==> flow/design.v <==
module id_decoder(
  instr,
  alu_op,
  imm,
  alu_a_src,
  alu_b_src,
  mem_op,
  branch_op,
  dest_src
);
  parameter INSTR_W = 32;
  parameter ALU_OP_W = (4);
  parameter WORD_W = 32;
  input [INSTR_W - 1:0] instr;
  output reg [ALU_OP_W - 1:0] alu_op;
  output reg [WORD_W - 1:0] imm;
  output reg [(2) - 1:0] alu_a_src;
  output reg [(2) - 1:0] alu_b_src;
  output reg [(4) - 1:0] mem_op;
  output reg branch_op;
  output reg [(2) - 1:0] dest_src;
  wire [6:0] opcode = (instr[6:0]);
  wire [2:0] funct3 = (instr[14:12]);
  wire [6:0] funct7 = (instr[31:25]);
  wire [16:0] opcode_rtype = 
({(instr[31:25]), (instr[14:12]), (instr[6:0])});
  wire [16:0] opcode_itype = 
({7'b0, (instr[14:12]), (instr[6:0])});
  wire [16:0] opcode_stype = 
({7'b0, (instr[14:12]), (instr[6:0])});
  wire [16:0] opcode_btype = 
({7'b0, (instr[14:12]), (instr[6:0])});
  reg [16:0] opcode_complete;
  wire [11:0] itype_imm12 = (instr[31:20]);
  wire [11:0] stype_imm12 = ({instr[31:25], instr[11:7]});
  wire [11:0] btype_imm12 = 
({instr[31], instr[7], instr[30:25], instr[11:8], 1'b0});
  always@(*) begin
    case(opcode)
      (7'b0110011): opcode_complete = opcode_rtype;
      (7'b0010011): opcode_complete = opcode_itype;
      (7'b0000011): opcode_complete = opcode_stype;
      (7'b0100011): opcode_complete = opcode_stype;
      (7'b1100011): opcode_complete = opcode_btype;
      (7'b0110111): opcode_complete = ({10'b0, (7'b0110111)});
      (7'b0010111): opcode_complete = ({10'b0, (7'b0010111)});
      (7'b1101111): opcode_complete = ({10'b0, (7'b1101111)});
      (7'b1100111): opcode_complete = ({10'b0, (7'b1100111)});
      default: opcode_complete = 0;
    endcase
  end
  always@(*) begin
    mem_op = (0);
    branch_op = 0;
    case(opcode)
      (7'b0110011): begin
        imm = {32{1'b0}};
        alu_a_src = (0);
        alu_b_src = (0);
        dest_src = (1);
      end
      (7'b0010011): begin
        imm = $signed(itype_imm12);
        alu_a_src = (0);
        alu_b_src = (1);
        dest_src = (1);
      end
      (7'b0000011): begin
        imm = $signed(itype_imm12);
        alu_a_src = (0);
        alu_b_src = (1);
        dest_src = (2);
        case(funct3)
          (3'b000): mem_op = (6);
          (3'b001): mem_op = (5);
          (3'b010): mem_op = (4);
          (3'b100): mem_op = (7);
          (3'b101): mem_op = (8);
          default: mem_op = (0);
        endcase
      end
      (7'b0100011): begin
        imm = $signed(stype_imm12);
        alu_a_src = (0);
        alu_b_src = (0);
        dest_src = (0);
        case(funct3)
          (3'b000): mem_op = (3);
          (3'b001): mem_op = (2);
          (3'b010): mem_op = (1);
          default: mem_op = (0);
        endcase
      end
      (7'b1100011): begin
        imm = $signed(btype_imm12);
        alu_a_src = (0);
        alu_b_src = (0);
        dest_src = (0);
        branch_op = 1;
      end
      (7'b0110111): begin
        imm = ({instr[31:12], 12'b0});
        alu_a_src = (2);
        alu_b_src = (1);
        dest_src = (1);
      end
      (7'b0010111): begin
        imm = ({instr[31:12], 12'b0});
        alu_a_src = (1);
        alu_b_src = (1);
        dest_src = (1);
      end
      (7'b1101111): begin
        imm = ({instr[31], instr[19:12], instr[20], instr[30:21], 
12'b0});
        alu_a_src = (2);
        alu_b_src = (3);
        dest_src = (0);
        branch_op = 1;
      end
      (7'b1100111): begin
        imm = ($signed(instr[31:20]));
        alu_a_src = (2);
        alu_b_src = (3);
        dest_src = (3);
        branch_op = 1;
      end
      default: begin
        imm = 0;
        alu_a_src = (0);
        alu_b_src = (0);
        dest_src = (0);
      end
    endcase
  end
  always@(*) begin
    case(opcode_complete)
      ({(7'b0000000), (3'b000), (7'b0110011)}), ({7'b0000000, (3'b000), (7'b0010011)}): alu_op = (0);
      ({(7'b0100000), (3'b000), (7'b0110011)}): alu_op = (6);
      ({(7'b0000000), (3'b010), (7'b0110011)}), ({7'b0000000, (3'b010), (7'b0010011)}): alu_op = (4);
      ({(7'b0000000), (3'b010), (7'b0110011)}), ({7'b0000000, (3'b011), (7'b0010011)}): alu_op = (5);
      ({(7'b0000000), (3'b100), (7'b0110011)}), ({7'b0000000, (3'b100), (7'b0010011)}): alu_op = (3);
      ({(7'b0000000), (3'b110), (7'b0110011)}), ({7'b0000000, (3'b110), (7'b0010011)}): alu_op = (2);
      ({(7'b0000000), (3'b111), (7'b0110011)}), ({7'b0000000, (3'b111), (7'b0010011)}): alu_op = (1);
      ({7'h00, (3'b000), (7'b1100011)}): alu_op = (3);
      ({7'h00, (3'b001), (7'b1100011)}): alu_op = (12);
      ({7'h00, (3'b100), (7'b1100011)}): alu_op = (10);
      ({7'h00, (3'b101), (7'b1100011)}): alu_op = (4);
      ({7'h00, (3'b110), (7'b1100011)}): alu_op = (10);
      ({7'h00, (3'b111), (7'b1100011)}): alu_op = (11);
      ({10'b0, (7'b0110111)}): alu_op = (0);
      ({10'b0, (7'b0010111)}): alu_op = (0);
      ({10'b0, (7'b1101111)}): alu_op = (0);
      ({10'b0, (7'b1100111)}): alu_op = (0);
      default: alu_op = (0);
    endcase
  end
endmodule
module alu(
  opp_a,
  opp_b,
  op,
  eval,
  zero
);
  parameter DATA_W = 32;
  localparam ALU_OP_W = (4);
  input [DATA_W - 1:0] opp_a;
  input [DATA_W - 1:0] opp_b;
  input [ALU_OP_W - 1:0] op;
  output reg [DATA_W - 1:0] eval;
  output zero;
  assign zero = (eval == 0);
  always@(*) begin
    case(op)
      (0): eval = opp_a + opp_b;
      (6): eval = opp_a - opp_b;
      (1): eval = opp_a & opp_b;
      (2): eval = opp_a | opp_b;
      (3): eval = opp_a ^ opp_b;
      (4): eval = $signed(opp_a) < $signed(opp_b);
      (5): eval = opp_a < opp_b;
      (10): eval = $signed(opp_a) >= $signed(opp_b);
      (11): eval = opp_a >= opp_b;
      (12): eval = opp_a != opp_b;
      default: eval = 0;
    endcase
  end
endmodule
module register_file(
  clk,
  aresetn,
  rd_reg_a,
  rd_reg_b,
  rd_data_a,
  rd_data_b,
  wr_en,
  wr_reg,
  wr_data
);
  parameter REG_COUNT = 32;
  parameter REG_W = 32;
  parameter REG_IDX_W = $clog2(REG_COUNT);
  input clk;
  input aresetn;
  input [REG_IDX_W - 1:0] rd_reg_a;
  input [REG_IDX_W - 1:0] rd_reg_b;
  output [REG_W - 1:0] rd_data_a;
  output [REG_W - 1:0] rd_data_b;
  input wr_en;
  input [REG_IDX_W - 1:0] wr_reg;
  input [REG_W - 1:0] wr_data;
  reg [REG_W - 1:0] registers [0:REG_COUNT - 1];
  integer i;
  always@(posedge clk) begin
    if(aresetn == 0) begin
      for(i = 0; i < REG_COUNT; i = i + 1) begin
        registers[i] <= 0;
      end
    end else if(wr_en == 1 && wr_reg != 0) begin
      registers[wr_reg] <= wr_data;
    end
  end
  assign rd_data_a = registers[rd_reg_a];
  assign rd_data_b = registers[rd_reg_b];
endmodule
module fe(
  clk,
  clr,
  stall,
  i_branch,
  i_branch_addr,
  o_pc,
  o_instr_req
);
  input clk;
  input clr;
  input stall;
  input i_branch;
  input [32 - 1:0] i_branch_addr;
  output [32 -1:0] o_pc;
  output o_instr_req;
  reg [32 - 1:0] r_pc;
  always@(posedge clk) begin
    if(clr == 1) begin
      r_pc <= 0;
    end else if(stall == 0) begin
      if (i_branch == 1) begin
        r_pc <= i_branch_addr + 32 / 8;
      end else begin
        r_pc <= r_pc + 32 / 8;
      end
    end
  end
  assign o_pc = i_branch ? i_branch_addr : r_pc;
  assign o_instr_req = ~clr;
endmodule
module id(
  clk,
  clr,
  stall,
  rf_reset,
  i_pc,
  i_instr,
  i_ex_alu_eval,
  i_ex_dest_reg,
  i_ex_dest_src,
  i_me_dest_reg,
  i_me_dest_src,
  i_me_dest_data,
  i_wb_dest_en,
  i_wb_dest_reg,
  i_wb_dest_data,
  o_pc,
  o_instr,
  o_alu_op,
  o_alu_data_a,
  o_alu_data_b,
  o_imm,
  o_mem_op,
  o_dest_src,
  o_dest_reg,
  o_branch_op,
  o_mem_hazard
);
  input clk;
  input clr;
  input stall;
  input rf_reset;
  input [32 - 1:0] i_pc;
  input [32 - 1:0] i_instr;
  wire [32 - 1:0] s_instr;
  input [$clog2(32) - 1:0] i_ex_dest_reg;
  input [(2) - 1:0] i_ex_dest_src;
  input [32 - 1:0] i_ex_alu_eval;
  input [$clog2(32) - 1:0] i_me_dest_reg;
  input [(2) - 1:0] i_me_dest_src;
  input [32 - 1:0] i_me_dest_data;
  input i_wb_dest_en;
  input [$clog2(32) - 1:0] i_wb_dest_reg;
  input [32 - 1:0] i_wb_dest_data;
  output [32 - 1:0] o_pc;
  output [32 - 1:0] o_instr;
  reg [32 - 1:0] r_pc;
  reg [32 - 1:0] r_instr;
  output [(4) - 1:0] o_alu_op;
  output reg[32 - 1:0] o_alu_data_a;
  output reg[32 - 1:0] o_alu_data_b;
  output [32 - 1:0] o_imm;
  output [(4) - 1:0] o_mem_op;
  output o_branch_op;
  output [(2) - 1:0] o_dest_src;
  output [$clog2(32) - 1:0] o_dest_reg;
  assign o_dest_reg = (s_instr[11:7]);
  output o_mem_hazard;
  wire [(2) - 1:0] s_alu_src_a;
  wire [(2) - 1:0] s_alu_src_b;
  wire [(4) - 1:0] s_mem_op;
  wire [(2) - 1:0] s_dest_src;
  wire s_branch_op;
  wire [$clog2(32) - 1:0] s_reg_a = (s_instr[19:15]);
  wire [32 - 1:0] s_reg_data_a;
  wire [$clog2(32) - 1:0] s_reg_b = (s_instr[24:20]);
  wire [32 - 1:0] s_reg_data_b;
  reg s_mem_hazard_reg_a;
  reg s_mem_hazard_reg_b;
  reg [32 - 1:0] r_temp_pc;
  reg [32 - 1:0] r_temp_instr;
  reg r_temp_valid;
  always@(posedge clk) begin
    if(clr == 1) begin
      r_pc <= 0;
      r_instr <= 0;
      r_temp_valid <= 0;
    end else begin
      if(r_temp_valid == 0) begin
        r_pc <= i_pc;
        r_instr <= i_instr;
      end
      if(stall == 1) begin
        r_temp_pc <= r_pc;
        r_temp_instr <= r_instr;
      end
      r_temp_valid <= stall;
    end
  end
  assign o_pc = r_temp_valid ? r_temp_pc : r_pc;
  assign o_instr = r_temp_valid ? r_temp_instr : r_instr;
  assign s_instr = o_instr;
  assign o_mem_hazard = s_mem_hazard_reg_a | s_mem_hazard_reg_b;
  assign o_mem_op = stall ? (0) : s_mem_op;
  assign o_dest_src = stall ? (0) : s_dest_src;
  assign o_branch_op = ~stall & s_branch_op;
  id_decoder dec(
    .instr(s_instr),
    .alu_op(o_alu_op),
    .imm(o_imm),
    .mem_op(s_mem_op),
    .alu_a_src(s_alu_src_a),
    .alu_b_src(s_alu_src_b),
    .dest_src(s_dest_src),
    .branch_op(s_branch_op)
  );
  register_file rf(
    .clk(clk),
    .aresetn(rf_reset),
    .rd_reg_a(s_reg_a),
    .rd_reg_b(s_reg_b),
    .rd_data_a(s_reg_data_a),
    .rd_data_b(s_reg_data_b),
    .wr_en(i_wb_dest_en),
    .wr_reg(i_wb_dest_reg),
    .wr_data(i_wb_dest_data)
  );
  function [32 - 1:0] fwd_alu_data;
    input [$clog2(32) - 1:0] reg_num;
    input [32 - 1:0] reg_data;
  begin
    if(reg_num != 0 && reg_num == i_ex_dest_reg &&
      i_ex_dest_src == (1)) begin
      fwd_alu_data = i_ex_alu_eval;
    end else if(reg_num != 0 && reg_num == i_me_dest_reg &&
      i_me_dest_src != (0)) begin
      fwd_alu_data = i_me_dest_data;
    end else if(reg_num != 0 && reg_num == i_wb_dest_reg &&
      i_wb_dest_en == 1) begin
      fwd_alu_data = i_wb_dest_data;
    end else begin
      fwd_alu_data = reg_data;
    end
  end
  endfunction
  function mem_hazard_stall;
    input [$clog2(32) - 1:0] reg_num;
  begin
    if(reg_num != 0 && reg_num == i_ex_dest_reg &&
      i_ex_dest_src == (2)) begin
      mem_hazard_stall = 1;
    end else begin
      mem_hazard_stall = 0;
    end
  end
  endfunction
  always@(*) begin
    s_mem_hazard_reg_a = 0;
    case(s_alu_src_a)
      (0): begin
        o_alu_data_a = fwd_alu_data(s_reg_a, s_reg_data_a);
        s_mem_hazard_reg_a = mem_hazard_stall(s_reg_a);
      end
      (1): o_alu_data_a = r_pc;
      (2): o_alu_data_a = 0;
      default: o_alu_data_a = 0;
    endcase
    s_mem_hazard_reg_b = 0;
    case(s_alu_src_b)
      (0): begin
        o_alu_data_b = fwd_alu_data(s_reg_b, s_reg_data_b);
        s_mem_hazard_reg_b = mem_hazard_stall(s_reg_b);
      end
      (1): o_alu_data_b = o_imm;
      (2): o_alu_data_b = 32 / 8;
      (3): o_alu_data_b = 0;
      default: o_alu_data_b = 0;
    endcase
  end
endmodule
module ex(
  clk,
  clr,
  stall,
  i_pc,
  i_instr,
  i_alu_op,
  i_alu_data_a,
  i_alu_data_b,
  i_imm,
  i_mem_op,
  i_dest_src,
  i_dest_reg,
  i_branch_op,
  o_pc,
  o_instr,
  o_dest_src,
  o_dest_reg,
  o_alu_eval,
  o_mem_op,
  o_mem_req_addr,
  o_mem_req_wr_data,
  o_mem_req_wr_en,
  o_mem_req_count,
  o_branch,
  o_branch_addr
);
  input clk;
  input clr;
  input stall;
  input [32 - 1:0] i_pc;
  input [32 - 1:0] i_instr;
  input [(4) - 1:0] i_alu_op;
  input [32 - 1:0] i_alu_data_a;
  input [32 - 1:0] i_alu_data_b;
  input [32 - 1:0] i_imm;
  input [(4) - 1:0] i_mem_op;
  input [(2) - 1:0] i_dest_src;
  input [$clog2(32) - 1:0] i_dest_reg;
  input i_branch_op;
  reg [32 - 1:0] r_pc;
  reg [32 - 1:0] r_instr;
  reg [(4) - 1:0] r_alu_op;
  reg [32 - 1:0] r_alu_data_a;
  reg [32 - 1:0] r_alu_data_b;
  reg [32 - 1:0] r_imm;
  reg [(4) - 1:0] r_mem_op;
  reg [(2) - 1:0] r_dest_src;
  reg [$clog2(32) - 1:0] r_dest_reg;
  reg r_branch_op;
  wire [32 - 1:0] s_alu_eval;
  wire s_alu_zero;
  output [32 - 1:0] o_pc;
  output [32 - 1:0] o_instr;
  output [(2) - 1:0] o_dest_src;
  output [$clog2(32) - 1:0] o_dest_reg;
  output [32 - 1:0] o_alu_eval;
  output [(4) - 1:0] o_mem_op;
  output [32 - 1:0] o_mem_req_addr;
  output [32 - 1:0] o_mem_req_wr_data;
  output reg o_mem_req_wr_en;
  output reg [(2) - 1:0] o_mem_req_count;
  output o_branch;
  output [32 - 1:0] o_branch_addr;
  assign o_pc = r_pc;
  assign o_instr = r_instr;
  assign o_dest_src = r_dest_src;
  assign o_dest_reg = r_dest_reg;
  assign o_alu_eval = s_alu_eval;
  assign o_mem_op = r_mem_op;
  assign o_branch = s_alu_zero & r_branch_op;
  assign o_branch_addr = r_pc + r_imm;
  always@(posedge clk) begin
    if(clr == 1) begin
      r_pc <= 0;
      r_instr <= 0;
      r_alu_op <= (0);
      r_alu_data_a <= 0;
      r_alu_data_b <= 0;
      r_imm <= 0;
      r_mem_op <= (0);
      r_dest_src <= (0);
      r_dest_reg <= 0;
      r_branch_op <= 0;
    end else if(stall == 0) begin
      r_pc <= i_pc;
      r_instr <= i_instr;
      r_alu_op <= i_alu_op;
      r_mem_op <= i_mem_op;
      r_alu_data_a <= i_alu_data_a;
      r_alu_data_b <= i_alu_data_b;
      r_imm <= i_imm;
      r_dest_src <= i_dest_src;
      r_dest_reg <= i_dest_reg;
      r_branch_op <= i_branch_op;
    end
  end
  alu comp(
    .opp_a(r_alu_data_a),
    .opp_b(r_alu_data_b),
    .op(r_alu_op),
    .eval(s_alu_eval),
    .zero(s_alu_zero)
  );
  assign o_mem_req_addr = r_imm + r_alu_data_a;
  assign o_mem_req_wr_data = r_alu_data_b;
  always@(*) begin
    case(r_mem_op)
      (1): begin
        o_mem_req_count = (3);
        o_mem_req_wr_en = 1;
      end
      (2): begin
        o_mem_req_count = (2);
        o_mem_req_wr_en = 1;
      end
      (3): begin
        o_mem_req_count = (1);
        o_mem_req_wr_en = 1;
      end
      (4): begin
        o_mem_req_count = (3);
        o_mem_req_wr_en = 0;
      end
      (5): begin
        o_mem_req_count = (2);
        o_mem_req_wr_en = 0;
      end
      (6): begin
        o_mem_req_count = (1);
        o_mem_req_wr_en = 0;
      end
      (8): begin
        o_mem_req_count = (2);
        o_mem_req_wr_en = 0;
      end
      (7): begin
        o_mem_req_count = (1);
        o_mem_req_wr_en = 0;
      end
      default: begin
        o_mem_req_count = (0);
        o_mem_req_wr_en = 0;
      end
    endcase
  end
endmodule
module me(
  clk,
  clr,
  stall,
  i_pc,
  i_instr,
  i_dest_src,
  i_dest_reg,
  i_alu_eval,
  i_mem_read,
  i_mem_op,
  o_pc,
  o_instr,
  o_dest_src,
  o_dest_reg,
  o_dest_data
);
  input clk;
  input clr;
  input stall;
  input [32 - 1:0] i_pc;
  input [32 - 1:0] i_instr;
  input [(2) - 1:0] i_dest_src;
  input [$clog2(32) - 1:0] i_dest_reg;
  input [32 - 1:0] i_alu_eval;
  input [32 - 1:0] i_mem_read;
  input [(4) -1:0] i_mem_op;
  reg [32 - 1:0] r_pc;
  reg [32 - 1:0] r_instr;
  reg [(2) - 1:0] r_dest_src;
  reg [$clog2(32) - 1:0] r_dest_reg;
  reg [32 - 1:0] r_alu_eval;
  reg [32 - 1:0] r_mem_read;
  reg [32 - 1:0] s_final_mem_read;
  output [32 - 1:0] o_pc;
  output [32 - 1:0] o_instr;
  output [(2) - 1:0] o_dest_src;
  output [$clog2(32) - 1:0] o_dest_reg;
  output reg [32 - 1:0] o_dest_data;
  assign o_pc = r_pc;
  assign o_instr = r_instr;
  assign o_dest_src = r_dest_src;
  assign o_dest_reg = r_dest_reg;
  always@(posedge clk) begin
    if(clr == 1) begin
      r_pc <= 0;
      r_instr <= 0;
      r_dest_src <= 0;
      r_dest_reg <= 0;
      r_alu_eval <= 0;
      r_mem_read <= 0;
    end else if(stall == 0) begin
      r_pc <= i_pc;
      r_instr <= i_instr;
      r_dest_src <= i_dest_src;
      r_dest_reg <= i_dest_reg;
      r_alu_eval <= i_alu_eval;
      r_mem_read <= i_mem_read;
    end
  end
  always@(*) begin
    if(i_mem_op == (7) || i_mem_op == (8)) begin
      s_final_mem_read = i_mem_read;
    end else begin
      s_final_mem_read = $signed(i_mem_read);
    end
    case(r_dest_src)
      (0): o_dest_data = 0;
      (1): o_dest_data = r_alu_eval;
      (2): o_dest_data = s_final_mem_read;
      (3): o_dest_data = r_pc + 32 / 8;
      default: o_dest_data = 0;
    endcase
  end
endmodule
module wb(
  clk,
  clr,
  i_pc,
  i_instr,
  i_dest_src,
  i_dest_reg,
  i_dest_data,
  o_pc,
  o_instr,
  o_dest_en,
  o_dest_reg,
  o_dest_data
);
  input clk;
  input clr;
  input [32 - 1:0] i_pc;
  input [32 - 1:0] i_instr;
  input [(2) - 1:0] i_dest_src;
  input [$clog2(32) - 1:0] i_dest_reg;
  input [32 - 1:0] i_dest_data;
  reg [32 - 1:0] r_pc;
  reg [32 - 1:0] r_instr;
  reg [(2) - 1:0] r_dest_src;
  reg [$clog2(32) - 1:0] r_dest_reg;
  reg [32 - 1:0] r_dest_data;
  output [32 - 1:0] o_pc;
  output [32 - 1:0] o_instr;
  output o_dest_en;
  output [$clog2(32) - 1:0] o_dest_reg;
  output [32 - 1:0] o_dest_data;
  assign o_pc = r_pc;
  assign o_instr = r_instr;
  assign o_dest_en = r_dest_src != (0);
  assign o_dest_reg = r_dest_reg;
  assign o_dest_data = r_dest_data;
  always@(posedge clk) begin
    if(clr == 1) begin
      r_pc <= 0;
      r_instr <= 0;
      r_dest_src <= (0);
      r_dest_reg <= 0;
      r_dest_data <= 0;
    end else begin
      r_pc <= i_pc;
      r_instr <= i_instr;
      r_dest_src <= i_dest_src;
      r_dest_reg <= i_dest_reg;
      r_dest_data <= i_dest_data;
    end
  end
endmodule
module pipeline(
  clk,
  resetn,
  o_instr_req_addr,
  o_instr_req_en,
  i_instr_res_data,
  o_mem_req_addr,
  o_mem_req_wr_data,
  o_mem_req_wr_en,
  o_mem_req_count,
  i_mem_res_rd_data,
  i_mem_res_code
);
  input clk;
  input resetn;
  output [32 - 1:0] o_instr_req_addr;
  output o_instr_req_en;
  input [32 - 1:0] i_instr_res_data;
  output [32 - 1:0] o_mem_req_addr;
  output [32 - 1:0] o_mem_req_wr_data;
  output o_mem_req_wr_en;
  output [(2) - 1:0] o_mem_req_count;
  input [32 - 1:0] i_mem_res_rd_data;
  input [(3) - 1:0] i_mem_res_code;
  wire fe_clr;
  wire fe_stall;
  wire fe_branch;
  wire [32 - 1:0] fe_branch_addr;
  wire [32 - 1:0] fe_pc;
  wire id_clr;
  wire id_stall;
  wire [32 - 1:0] id_pc;
  wire [32 - 1:0] id_instr;
  wire [(4) - 1:0] id_alu_op;
  wire [32 - 1:0] id_alu_data_a;
  wire [32 - 1:0] id_alu_data_b;
  wire [32 - 1:0] id_imm;
  wire [(4) - 1:0] id_mem_op;
  wire [(2) - 1:0] id_dest_src;
  wire [$clog2(32) - 1:0] id_dest_reg;
  wire id_branch_op;
  wire id_mem_hazard;
  wire ex_clr;
  wire ex_stall;
  wire [32 - 1:0] ex_pc;
  wire [32 - 1:0] ex_instr;
  wire [32 - 1:0] ex_alu_eval;
  wire [(2) - 1:0] ex_dest_src;
  wire [$clog2(32) - 1:0] ex_dest_reg;
  wire [(4) - 1:0] ex_mem_op;
  wire me_clr;
  wire me_stall;
  wire [32 - 1:0] me_pc;
  wire [32 - 1:0] me_instr;
  wire [(2) - 1:0] me_dest_src;
  wire [$clog2(32) - 1:0] me_dest_reg;
  wire [32 - 1:0] me_dest_data;
  wire wb_clr;
  wire wb_stall;
  wire wb_dest_en;
  wire [$clog2(32) - 1:0] wb_dest_reg;
  wire [32 - 1:0] wb_dest_data;
  assign fe_clr = ~resetn;
  assign id_clr = ~resetn | fe_branch;
  assign ex_clr = ~resetn | fe_branch;
  assign me_clr = ~resetn;
  assign wb_clr = ~resetn;
  assign fe_stall = id_mem_hazard;
  assign id_stall = id_mem_hazard;
  assign ex_stall = 0;
  assign me_stall = 0;
  assign wb_stall = 0;
  assign o_instr_req_addr = fe_pc;
  fe p0(
    .clk(clk),
    .clr(fe_clr),
    .stall(fe_stall),
    .i_branch(fe_branch),
    .i_branch_addr(fe_branch_addr),
    .o_pc(fe_pc),
    .o_instr_req(o_instr_req_en)
  );
  reg [32 - 1:0] fe_pc_delay;
  always@(posedge clk) begin
    fe_pc_delay <= fe_pc;
  end
  id p1(
    .clk(clk),
    .clr(id_clr),
    .stall(id_stall),
    .rf_reset(resetn),
    .i_pc(fe_pc_delay),
    .i_instr(i_instr_res_data),
    .i_ex_dest_reg(ex_dest_reg),
    .i_ex_dest_src(ex_dest_src),
    .i_ex_alu_eval(ex_alu_eval),
    .i_me_dest_reg(me_dest_reg),
    .i_me_dest_src(me_dest_src),
    .i_me_dest_data(me_dest_data),
    .i_wb_dest_en(wb_dest_en),
    .i_wb_dest_reg(wb_dest_reg),
    .i_wb_dest_data(wb_dest_data),
    .o_pc(id_pc),
    .o_instr(id_instr),
    .o_alu_op(id_alu_op),
    .o_alu_data_a(id_alu_data_a),
    .o_alu_data_b(id_alu_data_b),
    .o_imm(id_imm),
    .o_mem_op(id_mem_op),
    .o_dest_src(id_dest_src),
    .o_dest_reg(id_dest_reg),
    .o_branch_op(id_branch_op),
    .o_mem_hazard(id_mem_hazard)
  );
  ex p2(
    .clk(clk),
    .clr(ex_clr),
    .stall(ex_stall),
    .i_pc(id_pc),
    .i_instr(id_instr),
    .i_alu_op(id_alu_op),
    .i_alu_data_a(id_alu_data_a),
    .i_alu_data_b(id_alu_data_b),
    .i_imm(id_imm),
    .i_mem_op(id_mem_op),
    .i_dest_src(id_dest_src),
    .i_dest_reg(id_dest_reg),
    .i_branch_op(id_branch_op),
    .o_pc(ex_pc),
    .o_instr(ex_instr),
    .o_dest_src(ex_dest_src),
    .o_dest_reg(ex_dest_reg),
    .o_alu_eval(ex_alu_eval),
    .o_mem_op(ex_mem_op),
    .o_mem_req_addr(o_mem_req_addr),
    .o_mem_req_wr_data(o_mem_req_wr_data),
    .o_mem_req_wr_en(o_mem_req_wr_en),
    .o_mem_req_count(o_mem_req_count),
    .o_branch(fe_branch),
    .o_branch_addr(fe_branch_addr)
  );
  me p3(
    .clk(clk),
    .clr(me_clr),
    .stall(me_stall),
    .i_pc(ex_pc),
    .i_instr(ex_instr),
    .i_dest_src(ex_dest_src),
    .i_dest_reg(ex_dest_reg),
    .i_alu_eval(ex_alu_eval),
    .i_mem_read(i_mem_res_rd_data),
    .i_mem_op(ex_mem_op),
    .o_pc(me_pc),
    .o_instr(me_instr),
    .o_dest_src(me_dest_src),
    .o_dest_reg(me_dest_reg),
    .o_dest_data(me_dest_data)
  );
  wb p4(
    .clk(clk),
    .clr(wb_clr),
    .i_pc(me_pc),
    .i_instr(me_instr),
    .i_dest_src(me_dest_src),
    .i_dest_reg(me_dest_reg),
    .i_dest_data(me_dest_data),
    .o_dest_en(wb_dest_en),
    .o_dest_reg(wb_dest_reg),
    .o_dest_data(wb_dest_data)
  );
endmodule
# --- Step by step through the tools: pipeline ---
# What the tools print for pipeline, step after step.
# Line numbers count from 1 in the design file above.
# Library cell names are shortened.
inputs:
  top: "pipeline"
  clock: "clk"
  cell_library: "sky130hd"
  lib_corner: "tt_025C_1v80"

# --- Elaborated design ---
# Yosys after proc, flatten, opt, wreduce and memory -nomap, before mapping. Print and check cells are not counted.
# Memory sizes are those after Yosys's memory passes, which may raise the word count (mostly to a power of two), join words into wider ones and drop unused or constant bits.
bits:
  ff_bits: 443
  mem_bits_rw: 1024
  romBits: 48
  memories: 2
  out_inout_bits: 100
memory_table:
  columns: ["name", "words", "word_bits", "line", "source"]
  rows:
  - ["p1.rf.registers", 32, 32, 213, "reg [REG_W - 1:0] registers [0:REG_COUNT - 1];"]
  - ["(no name shown)", 16, 3, 535, "case(r_mem_op)"]
op_classes:
  add_sub_neg: 7
  compare: 4
  n_eq: 54
  mux: 36
  n_logic: 10
  reduce_and_logical: 42
op_table:
  columns: ["cell", "count"]
  rows:
  - ["two-way mux 32 bit", 12]
  - ["parallel mux 32 bit (select 10 bit)", 1]
  - ["parallel mux 32 bit (select 4 bit)", 2]
  - ["== test 17 x 10 -> 1 bit with constant B", 10]
  - ["parallel mux 32 bit (select 5 bit)", 1]
  - ["parallel mux 17 bit (select 6 bit)", 1]
  - ["adder 32 x 3 -> 32 bit with constant B", 3]
  - ["adder 32 bit", 3]
  - ["greater-or-equal comparator 32 bit", 2]
  - ["less-than comparator 32 bit", 2]
  - ["parallel mux 32 bit (select 2 bit)", 1]
  - ["== test 17 x 9 -> 1 bit with constant B", 3]
  - ["parallel mux 4 bit (select 9 bit)", 1]
  - ["subtractor 32 bit", 1]
  - ["!= test 32 bit", 1]
  - ["bitwise AND 32 bit", 1]
  - ["OR 32 bit", 1]
  - ["XOR 32 bit", 1]
  - ["zero test 32 bit", 1]
  - ["== test 5 bit", 6]
  - ["== test 7 x 6 -> 1 bit with constant B", 3]
  - ["== test 7 bit with constant B", 3]
  - ["parallel mux 4 bit (select 5 bit)", 1]
  - ["OR reduction 3 bit", 6]
  - ["== test 17 x 16 -> 1 bit with constant B", 1]
  - ["== test 17 x 7 -> 1 bit with constant B", 1]
  - ["== test 17 x 8 -> 1 bit with constant B", 1]
  - ["logical AND 1 bit", 15]
# Other operator kinds: 29; their cells: 68.

# --- Longest topological paths ---
# Longest topological path by Yosys (ltp), each cell counted once; first at word level (registers and memories cut), then after technology mapping (sequential cells cut; the memories' decode and read muxes count).
depth:
  word_depth: 10
  abc_area: 0
  ltp_mapped: 30

# --- Mapped cells and area ---
# The flow's flattened synthesis, as Yosys stat reports it; memories are mapped. The netlist is that of the ABC_AREA named above (0 if unset); the other value can give another one.
types:
  columns: ["type", "count"]
  rows:
  - ["edfxtp_1", 1088]
  - ["dfxtp_1", 388]
  - ["and2_1", 1072]
  - ["mux4_2", 256]
  - ["nand2_1", 1515]
  - ["nand3_1", 832]
  - ["clkbuf_1", 639]
  - ["ha_1", 162]
  - ["nor2_1", 497]
  - ["a311oi_1", 168]
  - ["mux2i_1", 144]
  - ["a21oi_1", 222]
  - ["o21ai_0", 216]
  - ["xnor2_1", 86]
  - ["o211ai_1", 79]
  - ["and3_1", 92]
  - ["a22oi_1", 69]
  - ["inv_1", 138]
# Other cell types: 82; their cells: 879.
synth_totals:
  mapped_cells: 8542
  mapped_area_um2: 83667.7
  seq_area_um2: 40438.8
  ff_cells: 1476
# By module: a second synthesis without flattening, with its own total; a netlist apart from the flattened one above.
unflattened:
  cells_unflattened: 8748
  hier_area_um2: 91860.6
# Each row is one instance without its submodules.
by_module:
  columns: ["mod", "n_inst", "cells", "area_um2"]
  rows:
  - ["register_file", 1, 4609, 55694.7]
  - ["ex", 1, 1050, 9596.7]
  - ["id", 1, 929, 8848.5]
  - ["alu", 1, 958, 6242.2]
  - ["me", 1, 501, 4658.2]
  - ["wb", 1, 218, 2813.9]
  - ["fe", 1, 311, 2429.8]
  - ["id_decoder", 1, 137, 922.1]
  - ["pipeline", 1, 35, 654.4]

# --- Path before layout ---
# OpenSTA on the mapped netlist: ideal clock, no wires. The path of least setup slack (recovery checks aside). Input and output delay are each 20% of the period. Register names are those of the netlist, which keeps one name where synthesis merged equal registers.
synth_path:
  kind: "register to register"
  start: "register p2.r_alu_data_b[1]"
  end: "register p1.r_temp_instr[0]"
  tclk_ns: 10.5
  launch_ns: 0.000
  arrival_ns: 6.320
  required_ns: 10.013
  path_slack_ns: 3.693
  path_delay_ns: 6.807
  path_stages: 19
  path_buffers: 3
  synth_period_reached_ns: 6.807
# "path_delay_ns" is the arrival time less input delay plus setup time.
# "path_stages": output pins that drive a net of the path, with the launching flip-flop's if there is one; two outputs of one cell count as two.
# "synth_period_reached_ns" = period - worst setup slack (recovery checks aside). The figure is calculated, with input and output delays left at 20% of the set period.
# The rows between start and end are the longest chain of elaborated cells between them; the timing report does not say that the signal goes this way. Where chains are equally long, one stands for them.
# Each line given opens the expression or statement behind the cell; cells for indexed reads and writes are added by Yosys, which also makes memories of some case tables.
synth_via:
  path_cell_list: "dfxtp_1 > inv_1 > ha_1 > a211oi_1 > or3_1 > a211oi_1 > or3_1 > a21boi_1 > nor3_1 > nor3_1 > o22ai_1 > and3_1 > and4_1 > buf_2 > nand3_1 > nand2_1 > clkbuf_1 > clkbuf_1 > nor2_1"
  elab_chain_cells: 7
  cells_between: 16
  cone_classes: "add/sub: 2; compare: 4; eq/ne: 1; mux: 1; logic: 6; reduce/logical: 2"
synth_lines:
  columns: ["element", "line", "source"]
  rows:
  - ["start, declared", 472, "reg [32 - 1:0] r_alu_data_b;"]
  - ["start, assigned", 506, "r_alu_data_b <= 0;"]
  - ["start, assigned", 518, "r_alu_data_b <= i_alu_data_b;"]
  - ["greater-or-equal comparator 32 bit", 184, null]
  - ["parallel mux 32 bit (select 10 bit)", 175, "case(op)"]
  - ["zero test 32 bit", 173, null]
  - ["bitwise AND 1 bit", 498, "assign o_branch = s_alu_zero & r_branch_op;"]
  - ["OR 1 bit", 765, "assign id_clr = ~resetn | fe_branch;"]
  - ["NOT 1 bit", null, null]
  - ["AND reduction 2 bit", null, null]
  - ["end, assigned", 342, "r_temp_instr <= r_instr;"]
  - ["end, declared", 328, "reg [32 - 1:0] r_temp_instr;"]

# --- Timing after layout ---
# From the final timing report of run A: the path of least setup slack in the routed layout; clock arrival at registers is part of the times.
layout_path:
  kind: "register to output"
  start: "register p2.r_alu_data_a[1]"
  end: "output o_instr_req_addr[20]"
  tclk_ns: 9.2
  output_delay_ns: 1.84
  launch_ns: 0.80
  arrival_ns: 7.23
  required_ns: 7.36
  path_slack_ns: 0.13
  path_stages: 17
  path_buffers: 2
# The rows between start and end are the longest chain of elaborated cells between them; the timing report does not say that the signal goes this way. Where chains are equally long, one stands for them.
layout_via:
  path_cell_list: "dfxtp_1 > inv_1 > ha_1 > o21bai_1 > o211ai_1 > a31oi_2 > a211oi_2 > o221ai_1 > a221oi_1 > o211a_1 > nand4_1 > nor4_2 > nand4_2 > nor3_4 > buf_4 > mux2i_1 > clkdlybuf4s50_1"
  elab_chain_cells: 5
  cells_between: 14
  lines_between: 14
  cone_classes: "add/sub: 2; compare: 4; eq/ne: 1; mux: 2; logic: 4; reduce/logical: 1"
layout_lines:
  columns: ["element", "line", "source"]
  rows:
  - ["start, declared", 471, "reg [32 - 1:0] r_alu_data_a;"]
  - ["start, assigned", 505, "r_alu_data_a <= 0;"]
  - ["start, assigned", 517, "r_alu_data_a <= i_alu_data_a;"]
  - ["greater-or-equal comparator 32 bit", 184, null]
  - ["parallel mux 32 bit (select 10 bit)", 175, "case(op)"]
  - ["zero test 32 bit", 173, null]
  - ["bitwise AND 1 bit", 498, "assign o_branch = s_alu_zero & r_branch_op;"]
  - ["two-way mux 32 bit", 255, "assign o_pc = i_branch ? i_branch_addr : r_pc;"]
  - ["end, declared", 717, "output [32 - 1:0] o_instr_req_addr;"]

Subject: flow runs of pipeline

Hi,

Settings and measured results of 4 stored flow runs for module pipeline (sky130hd), not sorted in any way. The constraints put input and output delay at 20% of the set period each and load the outputs with 0.01 pF.
By "timing.achieved_period_ns" is meant the clock period of the run minus its worst setup slack. This is arithmetic on one report: input and output delays are still those of the set period (20% each).
"worst_path_time_ns" is the time allowed to the run's worst setup path (the clock period less input and output delay, where it has them) less its slack. Clock arrival times count: a late capture clock shortens it, a late launch clock lengthens it.
"totalPower_mw" is the tool's figure for a default switching activity; nothing was simulated.

--- run A ---
==> flow/run.sh <==
#!/bin/bash
# the make line also repeats the synthesis and layout settings of config.mk as NAME=value (left out here)
make -C /OpenROAD-flow-scripts/flow DESIGN_CONFIG=/design/flow/config.mk WORK_HOME=/design/flow/orfs CLKGATE_MAP_FILE= finish
==> flow/config.mk <==
export PLATFORM = sky130hd
export DESIGN_NAME = pipeline
export DESIGN_NICKNAME = pipeline
export VERILOG_FILES = /design/flow/design.v
export SDC_FILE = /design/flow/constraint.sdc
export NUM_CORES = 4
export LEC_CHECK = 0
export CAP_MARGIN = 20
export CELL_PAD_IN_SITES_GLOBAL_PLACEMENT = 0
export CORE_ASPECT_RATIO = 1.03
export CORE_MARGIN = 5
export CORE_UTILIZATION = 53
export GPL_TIMING_DRIVEN = 1
export MIN_ROUTING_LAYER = met1
export PLACE_DENSITY_LB_ADDON = 0.21
export SETUP_SLACK_MARGIN = -0.65
export SLEW_MARGIN = 20
==> flow/constraint.sdc <==
create_clock -name core_clock -period 9.2 [get_ports {clk}]
set_input_delay 1.8400 -clock core_clock [delete_from_list [all_inputs] [get_ports {clk}]]
set_output_delay 1.8400 -clock core_clock [all_outputs]
set_load 0.01 [all_outputs]

==> results, as YAML <==
results:
  totalPower_mw: 16.321
  dieArea_um2: 165910.0
  total_negative_slack_ns: 0.000
  timing.achieved_period_ns: 9.074
  yosys_chip_area_um2: 83667.7
  hold_worst_slack_ns: 0.460
  finalCellArea_um2: 92764.0
  layout_utilization_pct: 58.9
  final_setup_ws_ns: 0.126
  worst_path_time_ns: 7.23
  path_kind: "register to output"

--- run B ---
==> flow/run.sh <==
#!/bin/bash
# the make line also repeats the synthesis and layout settings of config.mk as NAME=value (left out here)
make -C /OpenROAD-flow-scripts/flow DESIGN_CONFIG=/design/flow/config.mk WORK_HOME=/design/flow/orfs CLKGATE_MAP_FILE= finish
==> flow/config.mk <==
export PLATFORM = sky130hd
export DESIGN_NAME = pipeline
export DESIGN_NICKNAME = pipeline
export VERILOG_FILES = /design/flow/design.v
export SDC_FILE = /design/flow/constraint.sdc
export NUM_CORES = 4
export LEC_CHECK = 0
export ABC_AREA = 0
export CAP_MARGIN = 5
export CELL_PAD_IN_SITES_GLOBAL_PLACEMENT = 3
export CORE_MARGIN = 10
export CORE_UTILIZATION = 49
export HOLD_SLACK_MARGIN = -0.1
export SETUP_SLACK_MARGIN = 1.0
export SLEW_MARGIN = 30
==> flow/constraint.sdc <==
create_clock -name core_clock -period 11.5 [get_ports {clk}]
set_input_delay 2.3000 -clock core_clock [delete_from_list [all_inputs] [get_ports {clk}]]
set_output_delay 2.3000 -clock core_clock [all_outputs]
set_load 0.01 [all_outputs]

==> results, as YAML <==
results:
  dieArea_um2: 187680.0
  hold_worst_slack_ns: 0.460
  totalPower_mw: 13.189
  final_setup_ws_ns: 1.329
  yosys_chip_area_um2: 83667.7
  total_negative_slack_ns: 0.000
  finalCellArea_um2: 93330.8
  timing.achieved_period_ns: 10.171
  worst_path_time_ns: 7.87
  path_kind: "register to output"
  layout_utilization_pct: 55.0

--- run C ---
==> flow/run.sh <==
#!/bin/bash
# the make line also repeats the synthesis and layout settings of config.mk as NAME=value (left out here)
make -C /OpenROAD-flow-scripts/flow DESIGN_CONFIG=/design/flow/config.mk WORK_HOME=/design/flow/orfs CLKGATE_MAP_FILE= finish
==> flow/config.mk <==
export PLATFORM = sky130hd
export DESIGN_NAME = pipeline
export DESIGN_NICKNAME = pipeline
export VERILOG_FILES = /design/flow/design.v
export SDC_FILE = /design/flow/constraint.sdc
export NUM_CORES = 4
export LEC_CHECK = 0
export CAP_MARGIN = 20
export CORE_MARGIN = 2
export CORE_UTILIZATION = 26
export CTS_CLUSTER_SIZE = 52
export HOLD_SLACK_MARGIN = 0.19
export PLACE_DENSITY_LB_ADDON = 0.16
export SLEW_MARGIN = 20
==> flow/constraint.sdc <==
create_clock -name core_clock -period 11.8 [get_ports {clk}]
set_input_delay 2.3600 -clock core_clock [delete_from_list [all_inputs] [get_ports {clk}]]
set_output_delay 2.3600 -clock core_clock [all_outputs]
set_load 0.01 [all_outputs]

==> results, as YAML <==
results:
  dieArea_um2: 326355.0
  total_negative_slack_ns: 0.000
  final_setup_ws_ns: 1.065
  hold_worst_slack_ns: 0.452
  yosys_chip_area_um2: 83667.7
  finalCellArea_um2: 96373.7
  worst_path_time_ns: 8.37
  path_kind: "register to output"
  timing.achieved_period_ns: 10.735
  totalPower_mw: 13.277
  layout_utilization_pct: 30.1

--- run D ---
==> flow/run.sh <==
#!/bin/bash
# the make line also repeats the synthesis and layout settings of config.mk as NAME=value (left out here)
make -C /OpenROAD-flow-scripts/flow DESIGN_CONFIG=/design/flow/config.mk WORK_HOME=/design/flow/orfs CLKGATE_MAP_FILE= finish
==> flow/config.mk <==
export PLATFORM = sky130hd
export DESIGN_NAME = pipeline
export DESIGN_NICKNAME = pipeline
export VERILOG_FILES = /design/flow/design.v
export SDC_FILE = /design/flow/constraint.sdc
export NUM_CORES = 4
export LEC_CHECK = 0
export CAP_MARGIN = 20
export CORE_MARGIN = 2
export CORE_UTILIZATION = 40
export SLEW_MARGIN = 20
==> flow/constraint.sdc <==
create_clock -name core_clock -period 10.5 [get_ports {clk}]
set_input_delay 2.1000 -clock core_clock [delete_from_list [all_inputs] [get_ports {clk}]]
set_output_delay 2.1000 -clock core_clock [all_outputs]
set_load 0.01 [all_outputs]

==> results, as YAML <==
results:
  finalCellArea_um2: 93806.2
  final_setup_ws_ns: 0.851
  timing.achieved_period_ns: 9.649
  layout_utilization_pct: 45.2
  hold_worst_slack_ns: 0.463
  totalPower_mw: 14.392
  dieArea_um2: 212844.0
  total_negative_slack_ns: 0.000
  yosys_chip_area_um2: 83667.7
  worst_path_time_ns: 7.55
  path_kind: "register to output"

Regards
